==> flow/design.v <==
module ComplexALU(
    input wire [31:0] operand1,
    input wire [31:0] operand2,
    input wire [3:0] opcode,
    output reg [31:0] result
);
always @(*) begin
    case(opcode)
        4'b0000: begin 
            result[31:16] = operand1[31:16] + operand2[31:16];
            result[15:0] = operand1[15:0] + operand2[15:0];
        end
        4'b0001: begin 
            result[31:16] = operand1[31:16] - operand2[31:16];
            result[15:0] = operand1[15:0] - operand2[15:0];
        end
        4'b0010: begin  
            result[31:16] = (operand1[31:16] * operand2[31:16]) - (operand1[15:0] * operand2[15:0]);
            result[15:0] = (operand1[31:16] * operand2[15:0]) + (operand1[15:0] *operand2[31:16]);
        end
        default:  
            result = 32'h0;
    endcase
end
endmodule
module RegisterFile(
    input wire clk,
    input wire rst,
    input wire [4:0] read_addr1,
    input wire [4:0] read_addr2,
    input wire [4:0] write_addr,
    input wire write_enable,
    input wire [31:0] write_data,
    output reg [31:0] read_data1,
    output reg [31:0] read_data2
);
reg [31:0] registers [15:0];
integer i;
always @(*) begin
	read_data1 = registers[read_addr1[3:0]];
    read_data2 = registers[read_addr2[3:0]];
end
always @(posedge clk) begin
    if (rst) begin
        for (i = 0; i < 16; i = i + 1)
            registers[i] <= 32'h0;
        registers[0] <= 32'h00010002;  
        registers[1] <= 32'h00030004;  
    end
	else if (write_enable) begin
        registers[write_addr[3:0]] <= write_data;
    end
end
endmodule
module Processor(
    input wire clk,
    input wire rst,
    input wire [15:0] instruction,
    output reg [4:0] pc,
    output wire [31:0] result,
    output wire [31:0] data_1,
    output wire [31:0] data_2
);
RegisterFile reg_file_inst(
    .clk(clk),
    .rst(rst),
    .read_addr1({1'b0, instruction[11:8]}),
    .read_addr2({1'b0, instruction[7:4]}),
    .write_addr({1'b0, instruction[3:0]}),
    .write_enable(1'b1),
    .write_data(result),
    .read_data1(data_1),
    .read_data2(data_2)
);
ComplexALU alu(
    .operand1(data_1),
    .operand2(data_2),
    .opcode(instruction[15:12]),
    .result(result)
);
always @(posedge clk) begin
    if (rst)
        pc <= 5'd0;
    else
        pc <= pc + 1;
end
endmodule
* From RTL to reports: Processor
Tool output for the design above, in the order of the flow. Lines are those of the file above, counted from 1. Operators: Yosys type, input widths -> output width; for muxes data width and select width s. Library cell names are shortened. Not given: n/a
Set-up: top module Processor, clock port clk, library sky130hd, corner tt_025C_1v80

* Word level
Counts by Yosys on the flattened word-level netlist (proc, flatten, opt, wreduce; memories kept). Register bits leave out memories and registers merged into their read ports (data or address); mux counts leave out enables and synchronous resets folded into registers. Print and check cells are left out. Cells with the same type and inputs are merged into one. Yosys's memory passes give these memory sizes; they may raise the number of words (mostly to a power of two), join words into wider ones and drop unused or constant bits.
Word-level totals: register bits 5, memory bits (writable) 512, memories kept 1, output and inout bits 101
Operators by class: $add $sub $neg 7, multiply operators 4, equal/unequal tests 2, multiplexer cells 6, reductions and logical operators 1
Memories:
- reg_file_inst.registers | depth 16, width 32, line 37 | reg [31:0] registers [15:0];
Operators with widths (count):
- $mul 16x16->16 | 4
- $pmux 16 s3 | 2
- $add 16x16->16 | 3
- $sub 16x16->16 | 3
- $mux 32 | 1
- $add 5x1->5 const B | 1
- $eq 4x1->1 const B | 1
- $eq 4x2->1 const B | 1
- $logic_not 4->1 | 1
- $mux 4 | 1
- $mux 1 | 2

* Depth
Yosys ltp: most cells in a row. Word level: on the elaborated netlist, between registers, memories and ports. Mapped: between sequential cells and ports; inverters and the memories' decode and read muxes count.
Depth: depth in word-level cells 4, ABC_AREA 0, mapped depth 37, mapped depth without buffers 31

* Synthesis result
The flow's flattened synthesis, as Yosys stat reports it; memories are mapped. The netlist is that of the ABC_AREA named above (0 if unset); the other value can give another one.
Cell types:
- edfxtp_1 | count 512, total area 1.54E+04 um^2
- fa_1 | count 374, total area 7.49E+03 um^2
- mux4_2 | count 254, total area 5.72E+03 um^2
- nor2_1 | count 915, total area 3.43E+03 um^2
- ha_1 | count 219, total area 2.74E+03 um^2
- inv_1 | count 548, total area 2.06E+03 um^2
- xnor2_1 | count 151, total area 1.32E+03 um^2
- nand2_1 | count 233, total area 874.589 um^2
- clkbuf_1 | count 163, total area 611.837 um^2
- a21oi_1 | count 62, total area 310.298 um^2
- a221oi_2 | count 20, total area 300.288 um^2
- a22o_1 | count 34, total area 297.786 um^2
- xor2_1 | count 34, total area 297.786 um^2
- mux2i_1 | count 27, total area 270.259 um^2
- a22oi_1 | count 34, total area 255.245 um^2
- a221oi_4 | count 9, total area 236.477 um^2
- buf_6 | count 18, total area 202.694 um^2
- mux2_2 | count 18, total area 202.694 um^2
Not listed: further types 54, cells in them 305.
Synthesis totals: cell count 3930, synthesis area 0.0442099 mm^2, area of sequential cells 0.0154748 mm^2, flip-flops 517, buffers 256
By module: a second synthesis without flattening, with its own total; a netlist apart from the flattened one above.
Unflattened totals: cell total of the unflattened synthesis 3856, area total of the unflattened synthesis 0.0452872 mm^2
Rows give one instance, submodules left out.
By module:
- RegisterFile | instances 1, cells 1688, area 0.0265642 mm^2
- ComplexALU | instances 1, cells 2148, area 0.0185203 mm^2
- Processor | instances 1, cells 20, area 0.0002027 mm^2

* Path before layout
OpenSTA on the mapped netlist: ideal clock, no wires. The path of least setup slack (recovery checks aside). Input and output delay are each 20% of the period. Register names are those of the netlist, which keeps one name where synthesis merged equal registers.
Path after synthesis: path type input to output, start in instruction[4], end out result[14], clock period 25.0 ns, external output delay 5.000 ns, arrival time 13.294 ns, data required time 20.000 ns, setup slack 6.706 ns, path delay 8.294 ns, driving pins on the path 35, buffers on the path 7, period reached after synthesis 18.294 ns
"path delay" is the arrival time less input delay plus setup time. A path that ends at an output port has no setup time. "driving pins on the path" counts driving pins, that of a launching flip-flop among them; a cell with two outputs on the path counts twice. "period reached after synthesis" = period - worst setup slack (recovery checks aside). The figure is calculated, with input and output delays left at 20% of the set period. The rows between start and end are the longest chain of elaborated cells between them; the timing report does not say that the signal goes this way. Where chains are equally long, one stands for them. A line is the first line of the expression or statement that the cell stems from. Yosys adds cells for indexed reads and writes and turns some case tables into memories. A memory read counts as a cell of the chain, while the word-level depth stops at memories.
On the way, after synthesis: path through buf_6 buf_8 buf_8 buf_6 mux4_2 mux2i_1 mux2_2 clkbuf_1 clkbuf_1 nor2_1 fa_1 inv_1 fa_1 inv_1 fa_1 ha_1 inv_1 fa_1 inv_1 fa_1 inv_1 fa_1 fa_1 inv_1 ha_1 a21oi_1 o21bai_1 a21oi_1 o21bai_1 a21oi_1 o21ai_0 xor2_1 a221oi_1 clkbuf_1 inv_1, cells in the longest elaborated chain 4
Ends and longest elaborated chain, after synthesis:
- start, declared | line 58 | input wire [15:0] instruction,
- $mem_v2 16x32 | line 37 | reg [31:0] registers [15:0];
- $mul 16x16->16 | line 19 | result[15:0] = (operand1[31:16] * operand2[15:0]) + (operand1[15:0] *operand2[31:16]);
- $add 16x16->16 | line 19
- $pmux 16 s3 | line 8 | case(opcode)
- end, declared | line 60 | output wire [31:0] result,

* Worst path after layout
Path of least setup slack in the final report of record 1 (OpenROAD, finished layout, wires in). Where an end is a register, its clock arrival counts in the times.
Path after layout: path type input to output, start in instruction[10], end out result[15], clock period 25.0 ns, external output delay 5.00 ns, arrival time 15.47 ns, data required time 20.00 ns, setup slack 4.53 ns, driving pins on the path 31, buffers on the path 5
The rows between start and end are the longest chain of elaborated cells between them; the timing report does not say that the signal goes this way. Where chains are equally long, one stands for them. A memory read counts as a cell of the chain, while the word-level depth stops at memories.
On the way, after layout: path through clkdlybuf4s50_1 buf_4 nor2b_2 buf_4 a22o_1 a221oi_4 buf_4 inv_1 nand2_1 fa_1 fa_1 inv_1 fa_1 inv_1 fa_1 fa_1 fa_1 fa_1 fa_1 xnor2_1 xnor2_1 xnor2_1 xnor2_1 xnor2_1 xnor2_1 xnor2_1 xnor3_1 xor2_1 a22oi_4 inv_1 clkdlybuf4s50_1, cells in the longest elaborated chain 4
Ends and longest elaborated chain, after layout:
- start, declared | line 58 | input wire [15:0] instruction,
- $mem_v2 16x32 | line 37 | reg [31:0] registers [15:0];
- $mul 16x16->16 | line 19 | result[15:0] = (operand1[31:16] * operand2[15:0]) + (operand1[15:0] *operand2[31:16]);
- $add 16x16->16 | line 19
- $pmux 16 s3 | line 8 | case(opcode)
- end, declared | line 60 | output wire [31:0] result,

--- measured runs ---
Record of 6 stored runs of the RTL-to-layout flow on Processor, platform sky130hd. The runs are unordered. Constraints: input delay and output delay 20% of the set period each, output load 0.01 pF.
"achieved clock period" is the run's clock period less its worst setup slack. It is reckoned from that one timing run; input and output delays stay at 20% of the period that was set.
"allowed time less slack (worst setup path)" means the part of the period allowed to the worst setup path (the constraints hold back 20% at inputs and 20% at outputs) less its slack; where the path has registers, the arrival times of their clocks count too.

* Record 1 | settings: period_ns 25.0; CAP_MARGIN 20; CORE_MARGIN 2; CORE_UTILIZATION 40; SLEW_MARGIN 20 | results: setup TNS 0.000 ns; standard-cell area after layout 0.0488619 mm^2; achieved clock period 20.473 ns; area of the synthesized netlist 0.0442099 mm^2; utilization after routing 44.7%; die size 0.113199 mm^2; allowed time less slack (worst setup path) 10.47 ns; critical path type input to output; post-route worst hold slack 0.469 ns; worst setup slack after layout 4.527 ns
* Record 2 | settings: ABC_AREA 0; CELL_PAD_IN_SITES_DETAIL_PLACEMENT 2; CELL_PAD_IN_SITES_GLOBAL_PLACEMENT 2; CORE_MARGIN 6; CORE_UTILIZATION 41; CTS_CLUSTER_DIAMETER 310; CTS_CLUSTER_SIZE 72; GPL_ROUTABILITY_DRIVEN 0; GPL_TIMING_DRIVEN 0; HOLD_SLACK_MARGIN 0.01; MAX_ROUTING_LAYER met4; PLACE_DENSITY_LB_ADDON 0.28; SETUP_SLACK_MARGIN 2.81; TNS_END_PERCENT 15; period_ns 12.3; CAP_MARGIN 20; SLEW_MARGIN 20 | results: setup TNS -18.601 ns; utilization after routing 53.7%; area of the synthesized netlist 0.0442099 mm^2; standard-cell area after layout 0.0569746 mm^2; achieved clock period 14.398 ns; worst setup slack after layout -2.098 ns; allowed time less slack (worst setup path) 9.48 ns; critical path type input to output; die size 0.115855 mm^2; post-route worst hold slack 0.516 ns
* Record 3 | settings: ABC_AREA 1; CAP_MARGIN 5; CORE_ASPECT_RATIO 0.53; CORE_UTILIZATION 67; GPL_ROUTABILITY_DRIVEN 0; MAX_ROUTING_LAYER met4; MIN_ROUTING_LAYER met2; PLACE_DENSITY_LB_ADDON 0.09; SLEW_MARGIN 40; TNS_END_PERCENT 60; period_ns 30.2; CORE_MARGIN 2 | not finished: routing ended with error GRT-0116
* Record 4 | settings: CELL_PAD_IN_SITES_DETAIL_PLACEMENT 0; CELL_PAD_IN_SITES_GLOBAL_PLACEMENT 1; CORE_ASPECT_RATIO 1.54; CORE_MARGIN 5; CORE_UTILIZATION 22; GPL_TIMING_DRIVEN 0; PLACE_DENSITY 0.6; SETUP_SLACK_MARGIN 0.52; TNS_END_PERCENT 50; period_ns 22.7; CAP_MARGIN 20; SLEW_MARGIN 20 | results: post-route worst hold slack 0.472 ns; worst setup slack after layout 1.107 ns; area of the synthesized netlist 0.0442099 mm^2; die size 0.21023 mm^2; allowed time less slack (worst setup path) 12.51 ns; critical path type input to output; utilization after routing 25.4%; standard-cell area after layout 0.0509539 mm^2; setup TNS 0.000 ns; achieved clock period 21.593 ns
* Record 5 | settings: ABC_AREA 0; CELL_PAD_IN_SITES_GLOBAL_PLACEMENT 3; CORE_MARGIN 4; CORE_UTILIZATION 41; CTS_CLUSTER_DIAMETER 213; CTS_CLUSTER_SIZE 21; HOLD_SLACK_MARGIN 0.05; MAX_ROUTING_LAYER met4; PLACE_DENSITY_LB_ADDON 0.28; SETUP_SLACK_MARGIN 2.81; TNS_END_PERCENT 15; period_ns 28.1; CAP_MARGIN 20; SLEW_MARGIN 20 | results: worst setup slack after layout 6.057 ns; die size 0.113148 mm^2; utilization after routing 44.8%; area of the synthesized netlist 0.0442099 mm^2; setup TNS 0.000 ns; allowed time less slack (worst setup path) 10.80 ns; critical path type input to output; standard-cell area after layout 0.047966 mm^2; achieved clock period 22.043 ns; post-route worst hold slack 0.470 ns
* Record 6 | settings: CELL_PAD_IN_SITES_DETAIL_PLACEMENT 2; CORE_UTILIZATION 56; GPL_ROUTABILITY_DRIVEN 0; MAX_ROUTING_LAYER met4; MIN_ROUTING_LAYER met2; PLACE_DENSITY_LB_ADDON 0.1; period_ns 33.7; CAP_MARGIN 20; CORE_MARGIN 2; SLEW_MARGIN 20 | not finished: placement ended with a tool error
--- end ---
